==> flow/design.v <==
module alu_top (
    input clk,
    input [15:0] a,
    input [15:0] b,
    input [5:0] alufn,
    input fail,
    output reg z,
    output reg v,
    output reg n,
    output reg [15:0] out
  );
  reg [15:0] a_q;
  reg [15:0] b_q;
  reg [5:0] alufn_q;
  reg fail_q;
  wire alu_z;
  wire alu_v;
  wire alu_n;
  wire [15:0] alu_out;
  alu_13 alu (
    .a(a_q),
    .b(b_q),
    .alufn(alufn_q),
    .fail(fail_q),
    .z(alu_z),
    .v(alu_v),
    .n(alu_n),
    .out(alu_out)
  );
  always @(posedge clk) begin
    a_q <= a;
    b_q <= b;
    alufn_q <= alufn;
    fail_q <= fail;
    z <= alu_z;
    v <= alu_v;
    n <= alu_n;
    out <= alu_out;
  end
endmodule

module adder16_15 (
    input [5:0] alufn,
    input [15:0] a,
    input [15:0] b,
    output reg z,
    output reg v,
    output reg n,
    output reg [15:0] addOUT
  );
  reg [15:0] out;
  always @* begin
    out = $signed(a) + $signed(b ^ {5'h10{alufn[0+0-:1]}}) + alufn[0+0-:1];
    addOUT = out;
    z = (~|out);
    v = (a[15+0-:1] & (b[15+0-:1] ^ alufn[0+0-:1]) & ~out[15+0-:1]) | (~a[15+0-:1] & ~(b[15+0-:1] ^ alufn[0+0-:1]) & out[15+0-:1]);
    n = out[15+0-:1];
  end
endmodule
module bool16_16 (
    input [5:0] alufn,
    input [15:0] a,
    input [15:0] b,
    output reg [15:0] boolOUT
  );
  always @* begin
    case (alufn[0+3-:4])
      4'h6: begin
        boolOUT = a ^ b;
      end
      4'h8: begin
        boolOUT = a & b;
      end
      4'ha: begin
        boolOUT = a;
      end
      4'he: begin
        boolOUT = a | b;
      end
      default: begin
        boolOUT = 1'h0;
      end
    endcase
  end
endmodule
module shift16_17 (
    input [5:0] alufn,
    input [15:0] a,
    input [15:0] b,
    output reg [15:0] shiftOUT
  );
  always @* begin
    case (alufn[0+1-:2])
      2'h0: begin
        shiftOUT = a << b;
      end
      2'h1: begin
        shiftOUT = a >> b;
      end
      2'h3: begin
        shiftOUT = $signed(a) >>> $signed(b);
      end
      default: begin
        shiftOUT = a;
      end
    endcase
  end
endmodule
module cmp16_18 (
    input [5:0] alufn,
    input z,
    input v,
    input n,
    output reg [15:0] compOUT
  );
  always @* begin
    case (alufn[1+1-:2])
      2'h1: begin
        compOUT = {15'h0000, z};
      end
      2'h2: begin
        compOUT = {15'h0000, v ^ n};
      end
      2'h3: begin
        compOUT = {15'h0000, z | (v ^ n)};
      end
      default: begin
        compOUT = 1'h0;
      end
    endcase
  end
endmodule
module muldiv16_19 (
    input [5:0] alufn,
    input [15:0] a,
    input [15:0] b,
    output reg z,
    output reg v,
    output reg n,
    output reg [15:0] muldivOUT
  );
  reg [31:0] out;
  always @* begin
    case (alufn[1+1-:2])
      2'h1: begin
        out = $signed(a) * $signed(b);
        z = (~|(out[0+15-:16]));
        if (a != 1'h0 && $signed(out[0+15-:16]) / $signed(a) != $signed(b)) begin
          v = 1'h1;
        end else begin
          v = 1'h0;
        end
        n = a[15+0-:1] ^ b[15+0-:1];
      end
      2'h2: begin
        if (b == 1'h0) begin
          out = 1'h0;
          z = 1'h0;
          v = 1'h0;
          n = 1'h0;
        end else begin
          out = $signed(a) / $signed(b);
          z = (~|(out[0+15-:16]));
          n = a[15+0-:1] ^ b[15+0-:1];
          v = 1'h0;
        end
      end
      2'h3: begin
        if (b == 1'h0) begin
          out = 1'h0;
          z = 1'h0;
          v = 1'h0;
          n = 1'h0;
        end else begin
          out = a - (a / b * b);
          z = (~|(out[0+15-:16]));
          n = out[15+0-:1];
          v = 1'h0;
        end
      end
      default: begin
        out = 1'h0;
        z = 1'h0;
        v = 1'h0;
        n = 1'h0;
      end
    endcase
    muldivOUT = out[0+15-:16];
  end
endmodule
module alu_13 (
    input [15:0] a,
    input [15:0] b,
    input [5:0] alufn,
    input fail,
    output reg z,
    output reg v,
    output reg n,
    output reg [15:0] out
  );
  wire [1-1:0] M_adder16_z;
  wire [1-1:0] M_adder16_v;
  wire [1-1:0] M_adder16_n;
  wire [16-1:0] M_adder16_addOUT;
  reg [6-1:0] M_adder16_alufn;
  reg [16-1:0] M_adder16_a;
  reg [16-1:0] M_adder16_b;
  adder16_15 adder16 (
    .alufn(M_adder16_alufn),
    .a(M_adder16_a),
    .b(M_adder16_b),
    .z(M_adder16_z),
    .v(M_adder16_v),
    .n(M_adder16_n),
    .addOUT(M_adder16_addOUT)
  );
  wire [16-1:0] M_bool16_boolOUT;
  reg [6-1:0] M_bool16_alufn;
  reg [16-1:0] M_bool16_a;
  reg [16-1:0] M_bool16_b;
  bool16_16 bool16 (
    .alufn(M_bool16_alufn),
    .a(M_bool16_a),
    .b(M_bool16_b),
    .boolOUT(M_bool16_boolOUT)
  );
  wire [16-1:0] M_shift16_shiftOUT;
  reg [6-1:0] M_shift16_alufn;
  reg [16-1:0] M_shift16_a;
  reg [16-1:0] M_shift16_b;
  shift16_17 shift16 (
    .alufn(M_shift16_alufn),
    .a(M_shift16_a),
    .b(M_shift16_b),
    .shiftOUT(M_shift16_shiftOUT)
  );
  wire [16-1:0] M_cmp16_compOUT;
  reg [6-1:0] M_cmp16_alufn;
  reg [1-1:0] M_cmp16_z;
  reg [1-1:0] M_cmp16_v;
  reg [1-1:0] M_cmp16_n;
  cmp16_18 cmp16 (
    .alufn(M_cmp16_alufn),
    .z(M_cmp16_z),
    .v(M_cmp16_v),
    .n(M_cmp16_n),
    .compOUT(M_cmp16_compOUT)
  );
  wire [1-1:0] M_muldiv16_z;
  wire [1-1:0] M_muldiv16_v;
  wire [1-1:0] M_muldiv16_n;
  wire [16-1:0] M_muldiv16_muldivOUT;
  reg [6-1:0] M_muldiv16_alufn;
  reg [16-1:0] M_muldiv16_a;
  reg [16-1:0] M_muldiv16_b;
  muldiv16_19 muldiv16 (
    .alufn(M_muldiv16_alufn),
    .a(M_muldiv16_a),
    .b(M_muldiv16_b),
    .z(M_muldiv16_z),
    .v(M_muldiv16_v),
    .n(M_muldiv16_n),
    .muldivOUT(M_muldiv16_muldivOUT)
  );
  reg [15:0] outT;
  always @* begin
    M_adder16_alufn = alufn;
    M_adder16_a = a;
    M_adder16_b = b;
    z = M_adder16_z;
    v = M_adder16_v;
    n = M_adder16_n;
    M_bool16_alufn = alufn;
    M_bool16_a = a;
    M_bool16_b = b;
    M_shift16_alufn = alufn;
    M_shift16_a = a;
    M_shift16_b = b;
    M_cmp16_alufn = alufn;
    M_cmp16_z = M_adder16_z;
    M_cmp16_v = M_adder16_v;
    M_cmp16_n = M_adder16_n;
    M_muldiv16_alufn = alufn;
    M_muldiv16_a = a;
    M_muldiv16_b = b;
    case (alufn[4+1-:2])
      2'h0: begin
        if (alufn[1+1-:2] == 2'h0) begin
          outT = M_adder16_addOUT;
        end else begin
          outT = M_muldiv16_muldivOUT;
          z = M_muldiv16_z;
          v = M_muldiv16_v;
          n = M_muldiv16_n;
        end
      end
      2'h1: begin
        outT = M_bool16_boolOUT;
      end
      2'h2: begin
        outT = M_shift16_shiftOUT;
      end
      2'h3: begin
        outT = M_cmp16_compOUT;
      end
    endcase
    out = outT ^ fail;
  end
endmodule
Subject: tool reports on alu_top

Hi,

== From RTL to reports: alu_top ==
Module alu_top before and after one edit of its RTL, step after step.
"unedited" refers to lines of the RTL above, "edited" to lines of the edited file.
"difference" is "edited" less "unedited", of the values as shown; "rel. change" is that difference over "unedited", in percent.
Cell names lack the library's common part.
Not given: -
Inputs
  top: alu_top
  clock port: clk
  library: sky130hd
  corner: tt_025C_1v80

== Diff ==
Unified diff, file above to edited file.
This change comes from a script, not from a designer. The edited design behaves differently; no optimisation was intended.
begin of diff
@@ -39,5 +39,4 @@
   end
 endmodule
-
 module adder16_15 (
     input [5:0] alufn,
@@ -97,7 +96,4 @@
       2'h1: begin
         shiftOUT = a >> b;
-      end
-      2'h3: begin
-        shiftOUT = $signed(a) >>> $signed(b);
       end
       default: begin
end of diff

== After elaboration ==
Yosys after proc, flatten, opt, wreduce and memory -nomap, before mapping. Enables and synchronous resets that opt folds into registers are not counted as muxes. Memory bits, and registers merged into a memory's read port (data or address), are not among the register bits. Print and check cells are not counted.
Storage and ports
  output and inout bits: unedited 19, edited 19, difference 0, rel. change 0.00%
  cells after elaboration: unedited 86, edited 84, difference -2, rel. change -2.33%
  register bits after elaboration: unedited 58, edited 58, difference 0, rel. change 0.00%
Operators by class
  equal/unequal tests: unedited 13, edited 12, difference -1, rel. change -7.69%
  divide/modulo/power cells: unedited 3, edited 3, difference 0, rel. change 0.00%
  multiplexer cells: unedited 22, edited 22, difference 0, rel. change 0.00%
  reduce/logical cells: unedited 15, edited 15, difference 0, rel. change 0.00%
  shift-type cells: unedited 3, edited 2, difference -1, rel. change -33.33%
  bitwise logic cells: unedited 17, edited 17, difference 0, rel. change 0.00%
  add/sub/neg operators: unedited 3, edited 3, difference 0, rel. change 0.00%
  $mul: unedited 2, edited 2, difference 0, rel. change 0.00%
Operators with widths
  2-bit equality test (second input constant): unedited 5, edited 4, difference -1, rel. change -20.00%
  16-bit case mux with 3-bit select: unedited 2, edited 1, difference -1, rel. change -50.00%
  16-bit by 16-bit >>> shifter with 16-bit output: unedited 1, edited 0, difference -1, rel. change -100.00%
  16-bit case mux with 2-bit select: unedited 0, edited 1, difference +1
Unchanged operator kinds not shown: 34.

== Depth ==
Yosys ltp: most cells in a row. Word level: on the elaborated netlist, between registers, memories and ports. Mapped: between sequential cells and ports; inverters and the memories' decode and read muxes count.
Logic depth
  depth in word-level cells: unedited 11, edited 11, difference 0, rel. change 0.00%
  ABC_AREA: unedited 0, edited 0
  gate-level depth with buffers: unedited 410, edited 417, difference +7, rel. change +1.71%

== Mapped cells and area ==
Source: synth_stat.txt of the flow (Yosys; design flattened, memories mapped). It holds for the ABC_AREA given above (unset counts as 0); a run with the other value may have another netlist.
Synthesis totals
  flip-flop cells: unedited 58, edited 58, difference 0, rel. change 0.00%
  buffers: unedited 230, edited 232, difference +2, rel. change +0.87%
  cell area after synthesis (sq um): unedited 43282.8, edited 42667.2, difference -615.6, rel. change -1.42%
  standard cells after synthesis: unedited 6081, edited 5993, difference -88, rel. change -1.45%
  sequential area (sq um): unedited 1161.1, edited 1161.1, difference 0.0, rel. change 0.00%
Cell types
  xnor2_1: unedited 267, edited 307, difference +40, rel. change +14.98%
  nor3_1: unedited 209, edited 174, difference -35, rel. change -16.75%
  mux2_2: unedited 59, edited 94, difference +35, rel. change +59.32%
  o21ai_0: unedited 365, edited 334, difference -31, rel. change -8.49%
  or2_2: unedited 54, edited 33, difference -21, rel. change -38.89%
  a221oi_1: unedited 6, edited 26, difference +20, rel. change +333.33%
  nor2_1: unedited 573, edited 591, difference +18, rel. change +3.14%
  xor2_1: unedited 151, edited 133, difference -18, rel. change -11.92%
  a222oi_1: unedited 19, edited 2, difference -17, rel. change -89.47%
  nand3_1: unedited 126, edited 113, difference -13, rel. change -10.32%
  or3_1: unedited 74, edited 61, difference -13, rel. change -17.57%
  and3_1: unedited 37, edited 50, difference +13, rel. change +35.14%
  o221ai_1: unedited 11, edited 24, difference +13, rel. change +118.18%
  nand2b_1: unedited 63, edited 51, difference -12, rel. change -19.05%
  o22ai_1: unedited 28, edited 39, difference +11, rel. change +39.29%
  o311ai_0: unedited 16, edited 6, difference -10, rel. change -62.50%
  a21oi_1: unedited 438, edited 430, difference -8, rel. change -1.83%
  nand4_1: unedited 57, edited 49, difference -8, rel. change -14.04%
Unchanged cell types not shown: 12.
Not every row of either side is listed.
By module: a second synthesis without flattening, with its own total; a netlist apart from the flattened one above.
Second synthesis, totals
  cell total of the unflattened synthesis: unedited 6256, edited 5976, difference -280, rel. change -4.48%
  area (unflattened synthesis) (sq um): unedited 45563.7, edited 44296.2, difference -1267.5, rel. change -2.78%
Each row is one instance without its submodules.
By module, unedited
  muldiv16_19: times used 1, sequential area 0.0 sq um, cells 5514, area 38919.8 sq um
  shift16_17: times used 1, sequential area 0.0 sq um, cells 348, area 2608.8 sq um
  alu_top: times used 1, sequential area 1161.1 sq um, cells 58, area 1161.1 sq um
  adder16_15: times used 1, sequential area 0.0 sq um, cells 130, area 1028.5 sq um
  bool16_16: times used 1, sequential area 0.0 sq um, cells 138, area 1004.7 sq um
  alu_13: times used 1, sequential area 0.0 sq um, cells 50, area 706.9 sq um
  cmp16_18: times used 1, sequential area 0.0 sq um, cells 18, area 133.9 sq um
By module, edited
  muldiv16_19: times used 1, sequential area 0.0 sq um, cells 5348, area 38336.8 sq um
  shift16_17: times used 1, sequential area 0.0 sq um, cells 234, area 1924.3 sq um
  alu_top: times used 1, sequential area 1161.1 sq um, cells 58, area 1161.1 sq um
  adder16_15: times used 1, sequential area 0.0 sq um, cells 130, area 1028.5 sq um
  bool16_16: times used 1, sequential area 0.0 sq um, cells 138, area 1004.7 sq um
  alu_13: times used 1, sequential area 0.0 sq um, cells 50, area 706.9 sq um
  cmp16_18: times used 1, sequential area 0.0 sq um, cells 18, area 133.9 sq um

== Path before layout ==
OpenSTA on the mapped netlist: ideal clock, no wires. The path of least setup slack (recovery checks aside). Input and output delay are each 20% of the period. Register names are those of the netlist, which keeps one name where synthesis merged equal registers.
Timing post-synthesis
  path type: unedited register to register, edited register to register
  start: unedited register alufn_q[5], edited register alufn_q[5]
  end: unedited register out[15], edited register z
  path slack (ps): unedited -847, edited 1689, difference +2536
  path delay (ps): unedited 80846, edited 78311, difference -2535, rel. change -3.14%
  stages on the path: unedited 370, edited 359, difference -11, rel. change -2.97%
  time at the first pin (ps): unedited 0, edited 0, difference 0
  buffers on the path: unedited 49, edited 56, difference +7, rel. change +14.29%
  data arrival time (ps): unedited 80755, edited 78224, difference -2531, rel. change -3.13%
  period (ps): unedited 80000, edited 80000, difference 0, rel. change 0.00%
  synthesis period reached (ps): unedited 80847, edited 78311, difference -2536, rel. change -3.14%
"path delay" is the arrival time less input delay plus setup time.
"stages on the path": output pins that drive a net of the path, with the launching flip-flop's if there is one; two outputs of one cell count as two.
"synthesis period reached" = period - worst setup slack (recovery checks aside). The figure is calculated, with input and output delays left at 20% of the set period.
Between the ends, post-synthesis, unedited
  path through: dfxtp_1 buf_2 nor4b_4 clkbuf_1 clkbuf_1 buf_1 buf_1 clkbuf_1 nor2_1 a21o_1 inv_1 ha_1 nor4_1 xnor2_1 ha_1 o21ai_0 and2_1 or2_2 (+334 left out) fa_1 inv_1 fa_1 inv_1 ha_1 or2_2 a21oi_1 a31oi_1 a21o_1 a21oi_1 o21ai_0 xor2_1 xnor3_1 xnor3_1 xnor2_1 xnor3_1 o31a_1 a311oi_1
  elaborated cells between the ends (all ways): 6
  RTL lines with such cells: 2
  classes of those cells: 3 x eq/ne; 1 x mux; 1 x logic; 1 x reduce/logical
Ends and longest elaborated chain, post-synthesis, unedited
  start, declared: line 14  | reg [5:0] alufn_q;
  start, assigned: line 33  | alufn_q <= alufn;
  end, assigned: line 38  | out <= alu_out;
  end, declared: line 10  | output reg [15:0] out
unedited: No chain of elaborated cells between the ends is given.
Between the ends, post-synthesis, edited
  path through: dfxtp_1 buf_6 or4b_4 buf_6 buf_2 buf_2 buf_2 buf_2 clkbuf_1 a21o_1 inv_1 ha_1 o21ai_0 and3_1 xnor2_1 o211a_1 nand2_1 inv_1 (+323 left out) inv_1 fa_1 inv_1 fa_1 inv_1 ha_1 nand3_1 nand2_1 a41o_1 nor4_1 nor3_1 a31oi_1 o21ai_0 xnor2_1 xnor2_1 xnor2_1 xnor3_1 o31ai_1
  elaborated cells between the ends (all ways): 6
  RTL lines with such cells: 1
  classes of those cells: 3 x eq/ne; 1 x mux; 2 x reduce/logical
Ends and longest elaborated chain, post-synthesis, edited
  start, declared: line 14  | reg [5:0] alufn_q;
  start, assigned: line 33  | alufn_q <= alufn;
  end, assigned: line 35  | z <= alu_z;
  end, declared: line 7  | output reg z,
edited: No chain of elaborated cells between the ends is given.

== Timing after layout ==
From the final timing report of each run of pair A: the path of least setup slack in the routed layout; clock arrival at registers is part of the times.
The path's times are printed in steps of 10 ps; the period is the one set.
Timing post-layout
  path type: unedited register to register, edited register to register
  start: unedited register b_q[15], edited register b_q[3]
  end: unedited register out[15], edited register z
  period (ps): unedited 80000, edited 80000, difference 0, rel. change 0.00%
  data arrival time (ps): unedited 76380, edited 75410, difference -970, rel. change -1.27%
  time at the first pin (ps): unedited 370, edited 390, difference +20, rel. change +5.41%
  buffers on the path: unedited 26, edited 22, difference -4, rel. change -15.38%
  path slack (ps): unedited 3870, edited 4900, difference +1030
  stages on the path: unedited 340, edited 336, difference -4, rel. change -1.18%
The rows between start and end are the longest chain of elaborated cells between them; the timing report does not say that the signal goes this way. Where chains are equally long, one stands for them.
A line is the first line of the expression or statement that the cell stems from. Yosys adds cells for indexed reads and writes and turns some case tables into memories.
Between the ends, post-layout, unedited
  path through: dfxtp_1 nor4_4 a31oi_4 or3_4 or2_1 o32a_1 a2111oi_4 nand2_1 nor3_1 ha_1 o21a_1 o21a_1 o21ai_1 nand2b_1 o41ai_2 and3_1 ha_1 o21a_1 (+304 left out) inv_1 fa_1 inv_1 fa_1 inv_1 ha_1 a21oi_1 a31oi_1 a21o_1 a21oi_1 o21ai_1 xor2_1 xnor3_1 xnor3_1 xnor2_1 xnor3_1 o31a_1 a311oi_1
Ends and longest elaborated chain, post-layout, unedited
  start, declared: line 13  | reg [15:0] b_q;
  start, assigned: line 32  | b_q <= b;
  end, assigned: line 38  | out <= alu_out;
  end, declared: line 10  | output reg [15:0] out
unedited: No chain of elaborated cells between the ends is given.
Between the ends, post-layout, edited
  path through: dfxtp_2 buf_4 nor3_1 and4_1 o2111ai_1 a31oi_2 o21ai_2 buf_4 a2111o_1 nor2_4 nand2_1 inv_1 nand2_1 nor2_1 ha_1 o21ai_0 a21oi_1 o21ai_0 (+300 left out) inv_1 fa_1 fa_1 fa_1 fa_1 fa_1 xnor2_1 xnor2_1 xnor2_1 xnor2_1 xnor2_1 xnor2_1 xnor2_1 xnor2_1 xnor3_1 xnor2_1 xnor3_1 o31ai_1
  length of the longest elaborated chain: 9
  elaborated cells between the ends (all ways): 22
  classes of those cells: 3 x add/sub; 2 x mul; 2 x div; 5 x mux; 1 x logic; 9 x reduce/logical
Ends and longest elaborated chain, post-layout, edited
  start, declared: line 13  | reg [15:0] b_q;
  start, assigned: line 32  | b_q <= b;
  16-bit by 16-bit divider with 32-bit output: line 171  | out = a - (a / b * b);
  32-bit by 16-bit multiplier with 16-bit output: line 171
  16-bit subtractor: line 171
  16-bit OR reduction: line 172  | z = (~|(out[0+15-:16]));
  1-bit zero test: line 172
  1-bit two-way mux: line 165  | if (b == 1'h0) begin
  1-bit case mux with 3-bit select: line 140  | case (alufn[1+1-:2])
  1-bit two-way mux: line 284  | if (alufn[1+1-:2] == 2'h0) begin
  1-bit case mux with 2-bit select: line 282  | case (alufn[4+1-:2])
  end, assigned: line 35  | z <= alu_z;
  end, declared: line 7  | output reg z,

== Flow runs ==
Runs of the flow (Yosys, OpenROAD) on both versions; the two runs of a pair have the same settings. The constraints put input and output delay at 20% of the set period each and load the outputs with 0.01 pF.
Flow settings, pair A
  period_ns: 80
  CAP_MARGIN: 20
  CORE_MARGIN: 2
  CORE_UTILIZATION: 40
  SLEW_MARGIN: 20
Measured results, pair A
  Yosys chip area after synthesis (sq um): unedited 43282.8, edited 42667.2, difference -615.6, rel. change -1.42%
  total negative setup slack (ps): unedited 0, edited 0, difference 0
  setup slack of the worst path (ps): unedited 3874, edited 4896, difference +1022
  worst hold slack after layout (ps): unedited 435, edited 894, difference +459
  utilization of the finished layout (%): unedited 45.6, edited 45.1, difference -0.5
  period achieved (ps): unedited 76126, edited 75104, difference -1022, rel. change -1.34%
  overall die area (sq um): unedited 110856.0, edited 109296.0, difference -1560.0, rel. change -1.41%
"period achieved": clock period set for the run, less the worst setup slack. It is reckoned from that one timing run; input and output delays stay at 20% of the period that was set.

Regards
